==> flow/design.v <==
`timescale 1ns / 1ps
module LED_flow(
  input      i_clk,                     
  input      i_rst_n,                   
  input      pause,                     
  output reg [6:0] keyboard_val,        
  output reg [7:0] keyboard             
 );
reg [1:0] cnt2;                         
reg [3:0] flag;                         
reg [23:0] flag_time;                   
reg key_clk_sec;                        
reg key_clk_sec_d;
reg [1:0] cnt;                          
reg key_clk_d;
wire key_clk  = cnt[1];                 
wire sec_tick = key_clk_sec & ~key_clk_sec_d;
wire scan_tick = key_clk & ~key_clk_d;
always @ (posedge i_clk)
   begin
     if (i_rst_n) begin
         cnt <= 2'd0;
         cnt2 <= 2'd0;
         key_clk_sec <= 1'b0;
         key_clk_sec_d <= 1'b0;
         key_clk_d <= 1'b0;
     end else begin
         cnt <= cnt + 1'b1;
         cnt2 <= (cnt2 + 1'b1) % 2'd3;
         if(cnt2 < 2'd1)
             key_clk_sec <= 1'b1;
         else
             key_clk_sec <= 1'b0;
         key_clk_sec_d <= key_clk_sec;
         key_clk_d <= key_clk;
     end
   end
always @ (posedge i_clk)
  begin
    if (i_rst_n)
        flag_time <= 24'b0;
    else if(sec_tick && !pause)
        flag_time <= (flag_time + 1'b1) % 24'd8640000;
  end
always @ (posedge i_clk)
  if (i_rst_n) begin
    flag <= 4'd0;
    keyboard <= 8'b1111_1111;
    keyboard_val <= 7'b1111111;
  end else if (scan_tick)
  begin
    flag <= (flag + 1'b1) % 4'd8;
    case(flag)
       4'h0:begin
                keyboard <= 8'b0111_1111;    
                case((flag_time / 19'd360000) / 4'd10)
                4'd0:keyboard_val <= 7'b0000001;
                4'd1:keyboard_val <= 7'b1001111;
                4'd2:keyboard_val <= 7'b0010010;
                4'd3:keyboard_val <= 7'b0000110;
                4'd4:keyboard_val <= 7'b1001100;
                4'd5:keyboard_val <= 7'b0100100;
                4'd6:keyboard_val <= 7'b0100000;
                4'd7:keyboard_val <= 7'b0001111;
                4'd8:keyboard_val <= 7'b0000000;
                4'd9:keyboard_val <= 7'b0001100;
                endcase
            end
       4'h1:begin
                keyboard <= 8'b1011_1111;    
                case((flag_time / 19'd360000) % 4'd10)
                4'd0:keyboard_val <= 7'b0000001;
                4'd1:keyboard_val <= 7'b1001111;
                4'd2:keyboard_val <= 7'b0010010;
                4'd3:keyboard_val <= 7'b0000110;
                4'd4:keyboard_val <= 7'b1001100;
                4'd5:keyboard_val <= 7'b0100100;
                4'd6:keyboard_val <= 7'b0100000;
                4'd7:keyboard_val <= 7'b0001111;
                4'd8:keyboard_val <= 7'b0000000;
                4'd9:keyboard_val <= 7'b0001100;
                endcase
            end
       4'h2:begin
                keyboard <= 8'b1101_1111;    
                case(((flag_time / 13'd6000) % 6'd60) / 4'd10)
                4'd0:keyboard_val <= 7'b0000001;
                4'd1:keyboard_val <= 7'b1001111;
                4'd2:keyboard_val <= 7'b0010010;
                4'd3:keyboard_val <= 7'b0000110;
                4'd4:keyboard_val <= 7'b1001100;
                4'd5:keyboard_val <= 7'b0100100;
                4'd6:keyboard_val <= 7'b0100000;
                4'd7:keyboard_val <= 7'b0001111;
                4'd8:keyboard_val <= 7'b0000000;
                4'd9:keyboard_val <= 7'b0001100;
                endcase
            end
       4'h3:begin
                keyboard <= 8'b1110_1111;    
                case(((flag_time / 13'd6000) % 6'd60) % 4'd10)
                4'd0:keyboard_val <= 7'b0000001;
                4'd1:keyboard_val <= 7'b1001111;
                4'd2:keyboard_val <= 7'b0010010;
                4'd3:keyboard_val <= 7'b0000110;
                4'd4:keyboard_val <= 7'b1001100;
                4'd5:keyboard_val <= 7'b0100100;
                4'd6:keyboard_val <= 7'b0100000;
                4'd7:keyboard_val <= 7'b0001111;
                4'd8:keyboard_val <= 7'b0000000;
                4'd9:keyboard_val <= 7'b0001100;
                endcase
            end
       4'h4:begin
                keyboard <= 8'b1111_0111;    
                case(((flag_time / 7'd100) % 6'd60) / 4'd10)
                4'd0:keyboard_val <= 7'b0000001;
                4'd1:keyboard_val <= 7'b1001111;
                4'd2:keyboard_val <= 7'b0010010;
                4'd3:keyboard_val <= 7'b0000110;
                4'd4:keyboard_val <= 7'b1001100;
                4'd5:keyboard_val <= 7'b0100100;
                4'd6:keyboard_val <= 7'b0100000;
                4'd7:keyboard_val <= 7'b0001111;
                4'd8:keyboard_val <= 7'b0000000;
                4'd9:keyboard_val <= 7'b0001100;
                endcase
            end
       4'h5:begin
                keyboard <= 8'b1111_1011;    
                case(((flag_time / 7'd100) % 6'd60) % 4'd10)
                4'd0:keyboard_val <= 7'b0000001;
                4'd1:keyboard_val <= 7'b1001111;
                4'd2:keyboard_val <= 7'b0010010;
                4'd3:keyboard_val <= 7'b0000110;
                4'd4:keyboard_val <= 7'b1001100;
                4'd5:keyboard_val <= 7'b0100100;
                4'd6:keyboard_val <= 7'b0100000;
                4'd7:keyboard_val <= 7'b0001111;
                4'd8:keyboard_val <= 7'b0000000;
                4'd9:keyboard_val <= 7'b0001100;
                endcase
            end
       4'h6:begin
                keyboard <= 8'b1111_1101;    
                case((flag_time % 7'd100)/4'd10)
                4'd0:keyboard_val <= 7'b0000001;
                4'd1:keyboard_val <= 7'b1001111;
                4'd2:keyboard_val <= 7'b0010010;
                4'd3:keyboard_val <= 7'b0000110;
                4'd4:keyboard_val <= 7'b1001100;
                4'd5:keyboard_val <= 7'b0100100;
                4'd6:keyboard_val <= 7'b0100000;
                4'd7:keyboard_val <= 7'b0001111;
                4'd8:keyboard_val <= 7'b0000000;
                4'd9:keyboard_val <= 7'b0001100;
                endcase
            end
       4'h7:begin
                keyboard <= 8'b1111_1110;    
                case(flag_time % 4'd10)
                4'd0:keyboard_val <= 7'b0000001;
                4'd1:keyboard_val <= 7'b1001111;
                4'd2:keyboard_val <= 7'b0010010;
                4'd3:keyboard_val <= 7'b0000110;
                4'd4:keyboard_val <= 7'b1001100;
                4'd5:keyboard_val <= 7'b0100100;
                4'd6:keyboard_val <= 7'b0100000;
                4'd7:keyboard_val <= 7'b0001111;
                4'd8:keyboard_val <= 7'b0000000;
                4'd9:keyboard_val <= 7'b0001100;
                endcase
            end
    endcase
  end
endmodule
Reports on LED_flow:

Tool output for the design above, in the order of the flow.
Line numbers count from 1 in the design file above.
Operators carry their Yosys type and port widths (W data, S select, Z words).
Library cell names are shortened.
The mark -- stands for no value.

* design top: LED_flow
* clock input: i_clk
* cell library: sky130hd
* timing corner: tt_025C_1v80

Word-level counts:

Yosys after proc, flatten, opt, wreduce and memory -nomap, before mapping. Memory bits, and registers merged into a memory's read port (data or address), are not among the register bits. Print and check cells are not counted. Equal cells are merged and count once.

* register bits: 49
* input bits: 3
* output and inout bits: 15
* elaborated cells: 146

* add/sub/neg operators: 4
* divide/modulo/power cells: 16
* $lt $le $gt $ge: 1
* eq/ne operators: 87
* muxes and demuxes: 11
* bitwise operators: 4
* reductions and logical operators: 14

Operators by type and width (count)
* $eq A24 B3 Y1 const B: 32
* $mod A24 B24 Y24 const B: 1
* $pmux W7 S10: 8
* $div A24 B19 Y24 const B: 1
* $eq A24 B2 Y1 const B: 16
* $div A24 B4 Y24 const B: 4
* $mod A24 B4 Y24 const B: 4
* $eq A24 B4 Y1 const B: 16
* $div A24 B13 Y24 const B: 1
* $mod A24 B6 Y24 const B: 2
* $eq A24 B1 Y1 const B: 8
* $logic_not A24 Y1: 8
* $div A24 B7 Y24 const B: 1
* $mod A24 B7 Y24 const B: 1
* $ne A11 B11 Y1 const B: 8
* $pmux W8 S8: 1
* $pmux W7 S8: 1
* $add A24 B1 Y24 const B: 1
* $eq A3 B3 Y1 const B: 4
* $reduce_and A10 Y1: 1
* $reduce_bool A8 Y1: 1
* $eq A3 B2 Y1 const B: 2
* $add A2 B1 Y2 const B: 2
* $mod A2 B2 Y2 const B: 1
* $logic_not A4 Y1: 1
* $add A3 B1 Y3 const B: 1
* $eq A3 B1 Y1 const B: 1
* $and A1 B1 Y1: 2

Not listed: further kinds 6, cells in them 7.

Logic depth:

Depth = most cells in a row (Yosys ltp): at word level without a register or memory, in the mapped netlist without a sequential cell, where the memories' decode and read muxes count.

* word-level depth: 6
* ABC_AREA: 0
* gate-level depth with buffers: 86
* mapped depth without buffers: 69

Synthesis result:

Yosys stat after the flow's synthesis: flattened, memories mapped to cells. It holds for the ABC_AREA given above (unset counts as 0); a run with the other value may have another netlist.
The area totals of this step are shown rounded.

* cells in the netlist: 3840
* chip area (Yosys): 25000 um2
* area of sequential cells: 961 um2
* mapped flip-flops: 48
* buffer cells: 230

Cells by type
* xnor2_1: count 225, total area 1970.64 um2
* nor2_1: count 404, total area 1.52E+03 um2
* nand2_1: count 389, total area 1460.15 um2
* a21oi_1: count 278, total area 1.39E+03 um2
* o21ai_0: count 224, total area 1.12E+03 um2
* dfxtp_1: count 48, total area 960.922 um2
* nor3_1: count 149, total area 745.715 um2
* nand3_1: count 140, total area 700.672 um2
* mux2i_1: count 65, total area 650.624 um2
* clkbuf_1: count 147, total area 551.779 um2
* xor2_1: count 59, total area 516.746 um2
* a31oi_1: count 75, total area 469.2 um2
* a211oi_1: count 62, total area 465.446 um2
* o211ai_1: count 62, total area 465.446 um2
* inv_1: count 106, total area 397.882 um2
* and2_1: count 58, total area 362.848 um2
* nand4_1: count 58, total area 362.848 um2
* or3_1: count 58, total area 362.848 um2

Other cell types: 134; their cells: 1233.

Path before layout:

Path of least setup slack by OpenSTA after synthesis, without wires, with an ideal clock, recovery checks aside; 20% of the period is set as input and as output delay. Where synthesis merged equal registers, the netlist keeps one of their names.

* path kind: register to register
* start: register flag_time[20]
* end: register keyboard_val[6]
* clock period: 25.0 ns
* library setup time: 0.079 ns
* launch time at the first pin: 0.000 ns
* arrival time: 19.806 ns
* data required time: 24.921 ns
* slack: 5.115 ns
* path delay: 19.885 ns
* driving pins on the path: 77
* path buffers: 9
* period reached after synthesis: 19.885 ns

"path delay" = arrival - input delay + setup time.
"driving pins on the path": output pins that drive a net of the path, with the launching flip-flop's if there is one; two outputs of one cell count as two.
"period reached after synthesis" = period - worst setup slack (recovery checks aside). The figure is calculated, with input and output delays left at 20% of the set period.
Between the ends stands the longest chain of elaborated cells between them, by number of cells; it is not shown to be the way that was timed. Of several equally long chains one is given.
A line is the first line of the expression or statement that the cell stems from. Yosys adds cells for indexed reads and writes and turns some case tables into memories.
A register here has more assigning lines than the two given.

* cells stage by stage: dfxtp_1 buf_2 or2_1 buf_2 a211oi_1 or3_1 buf_2 mux2_1 a211o_1 o21ai_1 a21oi_1 or3b_1 o221a_1 a211o_1 a32o_1 nor2b_2 nand3_2 a311oi_2 [... 41 more ...] a311oi_1 xor2_1 a2111oi_2 nand4bb_2 or4_4 a21o_1 o2111a_1 a32oi_1 xor2_1 or2_2 or4_4 nor2_2 nor3_1 or4_1 a32o_1 o41a_1 or3_1 o211ai_1
* length of the longest elaborated chain: 6
* elaborated cells on any way between the ends: 112
* classes of those cells: div (14); eq/ne (80); mux (9); reduce/logical (9)

RTL lines, path after synthesis
* from (decl): RTL line 11 `reg [23:0] flag_time;`
* from (assign): RTL line 41 `flag_time <= 24'b0;`
* from (assign): RTL line 43 `flag_time <= (flag_time + 1'b1) % 24'd8640000;`
* $div A24 B7 Y24: RTL line 131 `case(((flag_time / 7'd100) % 6'd60) % 4'd10)`
* $mod A24 B6 Y24: RTL line 131
* $mod A24 B4 Y24: RTL line 131
* $eq A24 B4 Y1: RTL line 131
* $pmux W7 S10: RTL line 131
* $pmux W7 S8: RTL line 53 `case(flag)`
* to (assign): RTL line 49 `keyboard_val <= 7'b1111111;`
* to (assign): RTL line 57 `4'd0:keyboard_val <= 7'b0000001;`
* to (decl): RTL line 6 `output reg [6:0] keyboard_val,`

Path in the finished layout:

From the final timing report of record 1: the path of least setup slack in the routed layout; clock arrival at registers is part of the times.

* path kind: register to register
* start: register flag_time[20]
* end: register keyboard_val[6]
* clock period: 25.0 ns
* library setup time: 0.07 ns
* launch time at the first pin: 0.31 ns
* arrival time: 23.48 ns
* data required time: 25.23 ns
* slack: 1.75 ns
* driving pins on the path: 73
* path buffers: 3

Between the ends stands the longest chain of elaborated cells between them, by number of cells; it is not shown to be the way that was timed. Of several equally long chains one is given.
A register here has more assigning lines than the two given.

* cells stage by stage: dfxtp_1 buf_6 o211ai_1 a211oi_1 or3_1 o21ai_1 a2111oi_0 o21ai_2 nand2b_1 o2bb2ai_2 a2bb2oi_1 or2_1 o31ai_1 mux2_2 o32ai_1 mux2i_1 or2_1 nand3_2 [... 37 more ...] o211ai_1 nand4bb_4 o41ai_2 or2_2 o2111a_1 nand3_2 xnor2_2 inv_1 ha_1 o21bai_1 nand4_1 a21oi_2 nor2_1 or4_1 a32o_1 o41a_1 or3_1 o211ai_1
* length of the longest elaborated chain: 6
* elaborated cells on any way between the ends: 112
* classes of those cells: div (14); eq/ne (80); mux (9); reduce/logical (9)

RTL lines, path post-layout
* from (decl): RTL line 11 `reg [23:0] flag_time;`
* from (assign): RTL line 41 `flag_time <= 24'b0;`
* from (assign): RTL line 43 `flag_time <= (flag_time + 1'b1) % 24'd8640000;`
* $div A24 B7 Y24: RTL line 131 `case(((flag_time / 7'd100) % 6'd60) % 4'd10)`
* $mod A24 B6 Y24: RTL line 131
* $mod A24 B4 Y24: RTL line 131
* $eq A24 B4 Y1: RTL line 131
* $pmux W7 S10: RTL line 131
* $pmux W7 S8: RTL line 53 `case(flag)`
* to (assign): RTL line 49 `keyboard_val <= 7'b1111111;`
* to (assign): RTL line 57 `4'd0:keyboard_val <= 7'b0000001;`
* to (decl): RTL line 6 `output reg [6:0] keyboard_val,`

Add stored flow runs of LED_flow

Flow measurements of LED_flow on sky130hd: 3 stored runs with different settings, listed in no order. Input and output delays are each 20% of the period that was set; the output load is 0.01 pF.
By "clock period reached" is meant the clock period of the run minus its worst setup slack. This is arithmetic on one report: input and output delays are still those of the set period (20% each).
"time on the worst setup path": the worst setup path's part of the clock period (all of it between registers, 20% less for each end at a port) less its slack. A launch clock that arrives late makes it longer, a capture clock that arrives late makes it shorter.
Results are given in rounded form.

### Record 1

Settings: `CORE_MARGIN=3`, `SETUP_SLACK_MARGIN=0.28`, `period_ns=25.0`, `CAP_MARGIN=20`, `CORE_UTILIZATION=40`, `SLEW_MARGIN=20`

- Standard-cell area after routing: 26,500 um2
- Time on the worst setup path: 23.25 ns
- Kind of the worst setup path: register to register
- Sum of negative setup slack: 0.000 ns
- Post-route utilization: 42.8 %
- Setup slack of the worst path: 1.75 ns
- Area of the die: 65,700 um2
- Clock period reached: 23.250 ns
- Synthesis area: 25,000 um2
- Worst hold slack in the final report: 0.424 ns

### Record 2

Settings: `ABC_AREA=1`, `CAP_MARGIN=25`, `CELL_PAD_IN_SITES_DETAIL_PLACEMENT=2`, `CELL_PAD_IN_SITES_GLOBAL_PLACEMENT=2`, `CORE_MARGIN=9`, `CORE_UTILIZATION=42`, `CTS_CLUSTER_DIAMETER=61`, `MAX_ROUTING_LAYER=met5`, `MIN_ROUTING_LAYER=met2`, `SETUP_SLACK_MARGIN=5.0`, `TNS_END_PERCENT=95`, `period_ns=30.9`, `SLEW_MARGIN=20`

Not finished: placement ended with error DPL-0033.

### Record 3

Settings: `ABC_AREA=1`, `CORE_MARGIN=7`, `CORE_UTILIZATION=18`, `CTS_CLUSTER_DIAMETER=306`, `CTS_CLUSTER_SIZE=21`, `MIN_ROUTING_LAYER=met1`, `SETUP_SLACK_MARGIN=5.0`, `SLEW_MARGIN=20`, `period_ns=29.3`, `CAP_MARGIN=20`

- Standard-cell area after routing: 38,100 um2
- Time on the worst setup path: 29.78 ns
- Kind of the worst setup path: register to register
- Sum of negative setup slack: -3.19 ns
- Post-route utilization: 27.4 %
- Setup slack of the worst path: -0.482 ns
- Area of the die: 151,000 um2
- Clock period reached: 29.782 ns
- Synthesis area: 25,200 um2
- Worst hold slack in the final report: 0.417 ns
